==> flow/design.v <==
module SME(clk,reset,chardata,isstring,ispattern,valid,match,match_index);
  input clk;
  input reset;
  input [7:0] chardata;
  input isstring;
  input ispattern;
  output match;
  output [4:0] match_index;
  output valid;
  reg match;
  reg [4:0] match_index;
  reg valid;
  reg [7:0] string_data [31:0];
  reg [5:0] string_length;
  reg [7:0] pattern_data [7:0];
  reg [3:0] pattern_length;
  reg [1:0] state;
  reg [5:0] string_counter;
  reg [3:0] pattern_counter;
  reg fresh;             
  reg [5:0] head;        
  reg star_seen;         
  reg [3:0] star_pattern;  
  reg [5:0] star_string;   
  parameter DATA_READ   = 0;
  parameter FIND_HEAD   = 1;
  parameter CHECK_DATA  = 2;
  parameter DATA_OUT    = 3;
  always@(*) valid <= (state == DATA_OUT);
  wire anchored = (pattern_data[0] == "^");
  wire [7:0] pchar = pattern_data[pattern_counter[2:0]];
  wire [7:0] schar = string_data[string_counter[4:0]];
  wire [7:0] prev_char = string_data[head[4:0] - 5'd1];
  wire at_end = (string_counter >= string_length);
  always @(posedge clk or posedge reset) begin
    if(reset)begin
      state <= DATA_READ;
      string_length <= 0;
      pattern_length <= 0;
      match_index <= 0;
      match <= 0;
      fresh <= 1;
      head <= 0;
      star_seen <= 0;
    end
    else begin
      case(state)
        DATA_READ:begin
          if(isstring)begin
            if(fresh)begin
              string_length <= 1;
              string_data[0] <= chardata;
            end
            else begin
              string_length <= string_length + 1;
              string_data[string_length[4:0]] <= chardata;
            end
            pattern_length <= 0;
            fresh <= 0;
          end
          else if(ispattern)begin
            pattern_length <= pattern_length + 1;
            pattern_data[pattern_length[2:0]] <= chardata;
            fresh <= 0;
          end
          else if(pattern_length != 0)begin
            state <= FIND_HEAD;
            head <= 0;
          end
        end
        FIND_HEAD:begin
          if(head >= string_length)begin
            state <= DATA_OUT;
            match <= 0;
            match_index <= 0;
          end
          else if(anchored && head != 0 && prev_char != " ")begin
            head <= head + 1;
          end
          else begin
            state <= CHECK_DATA;
            string_counter <= head;
            pattern_counter <= anchored ? 4'd1 : 4'd0;
            star_seen <= 0;
          end
        end
        CHECK_DATA:begin
          if(pattern_counter >= pattern_length)begin  
            state <= DATA_OUT;
            match <= 1;
            match_index <= head[4:0];
          end
          else if(pchar == "*")begin
            star_seen <= 1;
            star_pattern <= pattern_counter + 1;
            star_string <= string_counter;
            pattern_counter <= pattern_counter + 1;
          end
          else if(pchar == "$" && at_end)begin
            pattern_counter <= pattern_counter + 1;
          end
          else if(!at_end && ( schar == pchar || pchar == "."
                              || (pchar == "$" && schar == " ") ))begin
            string_counter <= string_counter + 1;
            pattern_counter <= pattern_counter + 1;
          end
          else if(star_seen && star_string < string_length)begin
            star_string <= star_string + 1;
            string_counter <= star_string + 1;
            pattern_counter <= star_pattern;
          end
          else begin
            state <= FIND_HEAD;
            head <= head + 1;
          end
        end
        DATA_OUT:begin
          match <= 0;
          match_index <= 0;
          fresh <= 1;
          pattern_length <= 0;
          state <= DATA_READ;
          if(isstring)begin
            string_length <= 1;
            string_data[0] <= chardata;
            fresh <= 0;
          end
          else if(ispattern)begin
            pattern_length <= 1;
            pattern_data[0] <= chardata;
            fresh <= 0;
          end
        end
        default begin
          state <= DATA_READ;
        end
      endcase
    end
  end
endmodule
Lab notebook: SME

From RTL to reports: SME. Each step is given for the RTL above and for the edited RTL. Lines under "original" count in the file above, lines under "edited" in the edited file. "difference": "edited" minus "original" as printed here. Operators: Yosys type, input widths -> output width; for muxes data width and select width s. Cell names lack the library's common part. A cell with n/a has no value.

Design top: SME. Clock port: clk. Cell library: sky130hd. Corner: tt_025C_1v80.

Diff. The edit as a unified diff against the file above. This change comes from a script, not from a designer. The edited design behaves differently; no optimisation was intended.

```diff
@@ -103,5 +103,5 @@
                               || (pchar == "$" && schar == " ") ))begin
             string_counter <= string_counter + 1;
-            pattern_counter <= pattern_counter + 1;
+            pattern_counter <= pattern_counter - 1;
           end
           else if(star_seen && star_string < string_length)begin
```

Word-level counts. Counts by Yosys on the flattened word-level netlist (proc, flatten, opt, wreduce). Print and check cells are left out. Cells with the same type and inputs are merged into one.

Cells by class: add/subtract/negate cells (original 7, edited 8, difference +1); magnitude comparators (original 4, edited 4, difference 0); equal/unequal tests (original 148, edited 148, difference 0); multiplexer cells (original 81, edited 81, difference 0); bitwise operators (original 4, edited 4, difference 0); reductions and logical operators (original 73, edited 73, difference 0).

Operators by type and width: $sub 4x1->4 const B (original 0, edited 1, difference +1); $eq 5x5->1 const B (original 48, edited 48, difference 0); $reduce_and 5->1 (original 40, edited 40, difference 0); $eq 5x4->1 const B (original 24, edited 24, difference 0); $mux 6 (original 23, edited 23, difference 0); $ne 2x2->1 const B (original 22, edited 22, difference 0); $mux 1 (original 13, edited 13, difference 0); $eq 5x3->1 const B (original 12, edited 12, difference 0); $mux 2 (original 10, edited 10, difference 0); $mux 4 (original 9, edited 9, difference 0); $mux 8 (original 9, edited 9, difference 0); $eq 3x3->1 const B (original 8, edited 8, difference 0); $ne 3x3->1 const B (original 8, edited 8, difference 0); $eq 5x2->1 const B (original 6, edited 6, difference 0); $logic_and 1x1->1 (original 6, edited 6, difference 0); $add 6x1->6 const B (original 4, edited 4, difference 0); $eq 3x2->1 const B (original 4, edited 4, difference 0); $eq 8x6->1 const B (original 4, edited 4, difference 0); $not 1->1 (original 4, edited 4, difference 0); $eq 5x1->1 const B (original 3, edited 3, difference 0); $logic_not 5->1 (original 3, edited 3, difference 0); $reduce_bool 2->1 (original 3, edited 3, difference 0); $add 4x1->4 const B (original 2, edited 2, difference 0); $eq 2x2->1 const B (original 2, edited 2, difference 0); $eq 3x1->1 const B (original 2, edited 2, difference 0); $ge 6x6->1 (original 2, edited 2, difference 0); $logic_not 3->1 (original 2, edited 2, difference 0); $logic_or 1x1->1 (original 2, edited 2, difference 0).

Not every row of either side is listed.

Storage and ports: register bits (original 366, edited 366, difference 0); input port bits (original 12, edited 12, difference 0); output and inout bits (original 7, edited 7, difference 0); cells after elaboration (original 369, edited 370, difference +1).

Logic depth. Yosys ltp: most cells in a row. Word level: on the elaborated netlist, between registers, memories and ports. Mapped: between sequential cells and ports; inverters and the memories' decode and read muxes count.

Logic depth: depth in word-level cells (original 11, edited 11, difference 0); ABC_AREA (original 0, edited 0); mapped depth (original 20, edited 21, difference +1); mapped depth without buffers (original 14, edited 14, difference 0).

Mapped cells and area. Source: synth_stat.txt of the flow (Yosys; design flattened, memories mapped). It holds for the ABC_AREA given above (unset counts as 0); a run with the other value may have another netlist.

Mapped netlist: mapped cells (original 1637, edited 1530, difference -107); cell area after synthesis (um^2) (original 19293.5, edited 18720.5, difference -573.0); area of sequential cells (um^2) (original 10913.0, edited 10913.0, difference 0.0); flip-flops (original 368, edited 368, difference 0); buffer cells (original 107, edited 95, difference -12).

Cell types: clkbuf_1 (original 73, edited 47, difference -26); o21ai_0 (original 81, edited 61, difference -20); mux2i_1 (original 63, edited 45, difference -18); a22oi_1 (original 47, edited 35, difference -12); nand2_1 (original 109, edited 98, difference -11); nand3_1 (original 62, edited 72, difference +10); a21oi_1 (original 56, edited 46, difference -10); nand2b_1 (original 21, edited 11, difference -10); nor2_1 (original 92, edited 83, difference -9); a31oi_1 (original 26, edited 17, difference -9); o21a_1 (original 2, edited 11, difference +9); mux2_2 (original 31, edited 23, difference -8); o22ai_1 (original 28, edited 21, difference -7); nand3b_1 (original 12, edited 5, difference -7); o2111ai_1 (original 12, edited 5, difference -7); o32ai_1 (original 10, edited 3, difference -7); a32oi_1 (original 6, edited 13, difference +7); buf_2 (original 19, edited 25, difference +6).

Not every row of either side is listed.

Timing after synthesis. Source: OpenSTA report_checks on the synthesized netlist (no wires, ideal clock, input and output delay 20% of the period each), path of least setup slack; recovery checks are left aside. Register names are those of the netlist, which keeps one name where synthesis merged equal registers.

Path post-synthesis: path type (original reg-to-reg, edited reg-to-reg); from (original reg pattern_counter[2], edited reg string_counter[2]); to (original reg string_counter[0], edited reg string_counter[0]); clock period (ps) (original 6200, edited 6200, difference 0); setup time (ps) (original 379, edited 379, difference 0); launch time at the first pin (ps) (original 0, edited 0, difference 0); data arrival time (ps) (original 4542, edited 4622, difference +80); data required time (ps) (original 5821, edited 5821, difference 0); slack (ps) (original 1278, edited 1198, difference -80); path delay (ps) (original 4921, edited 5001, difference +80); driving pins on the path (original 20, edited 20, difference 0); path buffers (original 6, edited 7, difference +1); period reached after synthesis (ps) (original 4922, edited 5002, difference +80).

"path delay" is the arrival time less input delay plus setup time. "driving pins on the path": output pins that drive a net of the path, with the launching flip-flop's if there is one; two outputs of one cell count as two. "period reached after synthesis" is the clock period less the worst setup slack; recovery checks do not enter. This is arithmetic on one report: input and output delays are still those of the set period (20% each). The rows between start and end are the longest chain of elaborated cells between them; the timing report does not say that the signal goes this way. Where chains are equally long, one stands for them. A line is the first line of the expression or statement that the cell stems from. Yosys adds cells for indexed reads and writes and turns some case tables into memories. A register here has more assigning lines than the two given. original: The path ends at the enable pin of a flip-flop; only ways to that pin are counted.

On the way, post-synthesis, original:
Path through: edfxtp_1 > buf_2 > buf_1 > inv_1 > ha_1 > buf_6 > or4_4 > buf_6 > or2_0 > buf_6 > o22ai_4 > nor4b_2 > and4_1 > o2111ai_1 > a2111oi_4 > a211oi_2 > nor2_4 > buf_6 > o21bai_1 > a211oi_1. For cells in the longest elaborated chain the number is 8. Elaborated cells between the ends (all ways): 24. Those cells by class: compare: 1; eq/ne: 15; mux: 1; reduce/logical: 7.

RTL lines, path post-synthesis, original: start: declaration (RTL line 19) `reg [3:0] pattern_counter;`; start: assignment (RTL line 83) `pattern_counter <= anchored ? 4'd1 : 4'd0;`; start: assignment (RTL line 97) `pattern_counter <= pattern_counter + 1;`; $eq 3x3->1 (RTL line 31) `wire [7:0] pchar = pattern_data[pattern_counter[2:0]];`; $pmux 8 s8 (RTL line 31); $eq 8x8->1 (RTL line 102) `else if(!at_end && ( schar == pchar || pchar == "."`; $logic_or 1x1->1 x2 (RTL line 102); $logic_and 1x1->1 (RTL line 102); $ne 3x3->1; $reduce_and 8->1; end: assignment (RTL line 104) `string_counter <= string_counter + 1;`; end: assignment (RTL line 109) `string_counter <= star_string + 1;`; end: declaration (RTL line 18) `reg [5:0] string_counter;`.

edited: The path ends at the enable pin of a flip-flop; only ways to that pin are counted.

On the way, post-synthesis, edited:
Path through: edfxtp_1 > buf_4 > buf_6 > buf_2 > buf_2 > buf_2 > buf_2 > and3_1 > ha_1 > clkbuf_1 > a222oi_1 > nand3_1 > or4_1 > o22a_1 > or3_1 > o41a_1 > o21a_4 > nor2_4 > o211ai_1 > a211oi_1. For cells in the longest elaborated chain the number is 8. Elaborated cells between the ends (all ways): 45. The entry for source lines of those cells reads 5. Those cells by class: compare: 1; eq/ne: 35; mux: 1; reduce/logical: 8.

RTL lines, path post-synthesis, edited: start: declaration (RTL line 18) `reg [5:0] string_counter;`; start: assignment (RTL line 82) `string_counter <= head;`; start: assignment (RTL line 104) `string_counter <= string_counter + 1;`; $eq 5x5->1 (RTL line 32) `wire [7:0] schar = string_data[string_counter[4:0]];`; $pmux 8 s32 (RTL line 32); $eq 8x8->1 (RTL line 102) `else if(!at_end && ( schar == pchar || pchar == "."`; $logic_or 1x1->1 x2 (RTL line 102); $logic_and 1x1->1 (RTL line 102); $ne 3x3->1; $reduce_and 8->1; end: assignment (RTL line 104); end: assignment (RTL line 109) `string_counter <= star_string + 1;`; end: declaration (RTL line 18).

Worst path after layout. From the final timing report of the runs of pair 1: the path of least setup slack in the routed layout; clock arrival at registers is part of the times. The report prints the path's times to 10 ps; the period is as set.

Path post-layout: path type (original reg-to-reg, edited reg-to-reg); from (original reg string_counter[4], edited reg head[0]); to (original reg pattern_counter[3], edited reg head[4]); clock period (ps) (original 6200, edited 6200, difference 0); setup time (ps) (original 280, edited 90, difference -190); launch time at the first pin (ps) (original 570, edited 570, difference 0); data arrival time (ps) (original 5880, edited 5780, difference -100); data required time (ps) (original 6490, edited 6690, difference +200); slack (ps) (original 600, edited 910, difference +310); driving pins on the path (original 15, edited 15, difference 0); path buffers (original 1, edited 1, difference 0).

The rows between start and end are the longest chain of elaborated cells between them; the timing report does not say that the signal goes this way. Where chains are equally long, one stands for them. A register here has more assigning lines than the two given. original: The path ends at the enable pin of a flip-flop; only ways to that pin are counted.

On the way, post-layout, original:
Path through: edfxtp_1 > inv_1 > ha_1 > a22oi_1 > o21ai_0 > nor4_1 > nand4_1 > nor4_1 > o2111ai_1 > a2111oi_4 > a211oi_2 > nor2_4 > nor3_1 > a211oi_1 > buf_4. For cells in the longest elaborated chain the number is 8. Elaborated cells between the ends (all ways): 44. The entry for source lines of those cells reads 5. Those cells by class: compare: 1; eq/ne: 34; mux: 1; reduce/logical: 8.

RTL lines, path post-layout, original: start: declaration (RTL line 18) `reg [5:0] string_counter;`; start: assignment (RTL line 82) `string_counter <= head;`; start: assignment (RTL line 104) `string_counter <= string_counter + 1;`; $eq 5x5->1 (RTL line 32) `wire [7:0] schar = string_data[string_counter[4:0]];`; $pmux 8 s32 (RTL line 32); $eq 8x8->1 (RTL line 102) `else if(!at_end && ( schar == pchar || pchar == "."`; $logic_or 1x1->1 x2 (RTL line 102); $logic_and 1x1->1 (RTL line 102); $ne 5x5->1; $reduce_and 6->1; end: assignment (RTL line 100) `pattern_counter <= pattern_counter + 1;`; end: assignment (RTL line 105) `pattern_counter <= pattern_counter + 1;`; end: declaration (RTL line 19) `reg [3:0] pattern_counter;`.

On the way, post-layout, edited:
Path through: dfrtp_1 > inv_1 > ha_1 > buf_4 > or3b_4 > xnor2_4 > o21ai_1 > a32o_1 > a2111oi_2 > nor4_1 > a41o_1 > a221oi_2 > o31ai_4 > or2_4 > o31ai_2. For cells in the longest elaborated chain the number is 8. Elaborated cells between the ends (all ways): 51. Those cells by class: add/sub: 2; compare: 1; eq/ne: 34; mux: 9; reduce/logical: 5.

RTL lines, path post-layout, edited: start: declaration (RTL line 21) `reg [5:0] head;`; start: assignment (RTL line 78) `head <= head + 1;`; start: assignment (RTL line 114) `head <= head + 1;`; $sub 5x1->5 (RTL line 33) `wire [7:0] prev_char = string_data[head[4:0] - 5'd1];`; $eq 5x5->1 (RTL line 33); $pmux 8 s32 (RTL line 33); $ne 8x6->1 (RTL line 77) `else if(anchored && head != 0 && prev_char != " ")begin`; $logic_and 1x1->1 (RTL line 77); $mux 6 (RTL line 77); $mux 6 (RTL line 72) `if(head >= string_length)begin`; $pmux 6 s3 (RTL line 47) `case(state)`; end: assignment (RTL line 78); end: assignment (RTL line 114); end: declaration (RTL line 21).

Measured runs. Runs of the flow (Yosys, OpenROAD) on both versions; the two runs of a pair have the same settings. The constraints put input and output delay at 20% of the set period each and load the outputs with 0.01 pF.

Flow settings, pair 1:
For period_ns the number is 6.2. The entry for CAP_MARGIN reads 20. For CORE_MARGIN the number is 2. Under CORE_UTILIZATION stands 40. For SLEW_MARGIN the number is 20.

Results, pair 1: mapped cell area after synthesis (um^2) (original 19293.5, edited 18720.5, difference -573.0); die outline area (um^2) (original 50005.9, edited 48547.5, difference -1458.4); standard-cell area after layout (um^2) (original 21864.7, edited 21023.9, difference -840.8); worst setup slack after layout (ps) (original 605, edited 908, difference +303); post-route setup TNS (ps) (original 0, edited 0, difference 0); worst hold slack (ps) (original 499, edited 480, difference -19); total design power (mW) (original 7.440, edited 8.011, difference +0.571); reached clock period (ps) (original 5595, edited 5292, difference -303).

Flow settings, pair 2:
The entry for CAP_MARGIN reads 30. Under CORE_UTILIZATION stands 21. For CTS_CLUSTER_DIAMETER the number is 168. MIN_ROUTING_LAYER: met2. The entry for PLACE_DENSITY_LB_ADDON reads 0.17. For SETUP_SLACK_MARGIN the number is 0.21. Under TNS_END_PERCENT stands 65. For period_ns the number is 6.89. For CORE_MARGIN the number is 2. For SLEW_MARGIN the number is 20.

Results, pair 2: mapped cell area after synthesis (um^2) (original 19293.5, edited 18720.5, difference -573.0); die outline area (um^2) (original 94313.5, edited 91548.6, difference -2764.9); standard-cell area after layout (um^2) (original 22993.3, edited 22295.1, difference -698.2); worst setup slack after layout (ps) (original 841, edited 775, difference -66); post-route setup TNS (ps) (original 0, edited 0, difference 0); worst hold slack (ps) (original 482, edited 487, difference +5); total design power (mW) (original 7.001, edited 7.975, difference +0.974); reached clock period (ps) (original 6049, edited 6115, difference +66).

By "reached clock period" is meant the clock period of the run minus its worst setup slack. This is arithmetic on one report: input and output delays are still those of the set period (20% each). "total design power" rests on the timing tool's default activity at the inputs, not on a simulated workload.
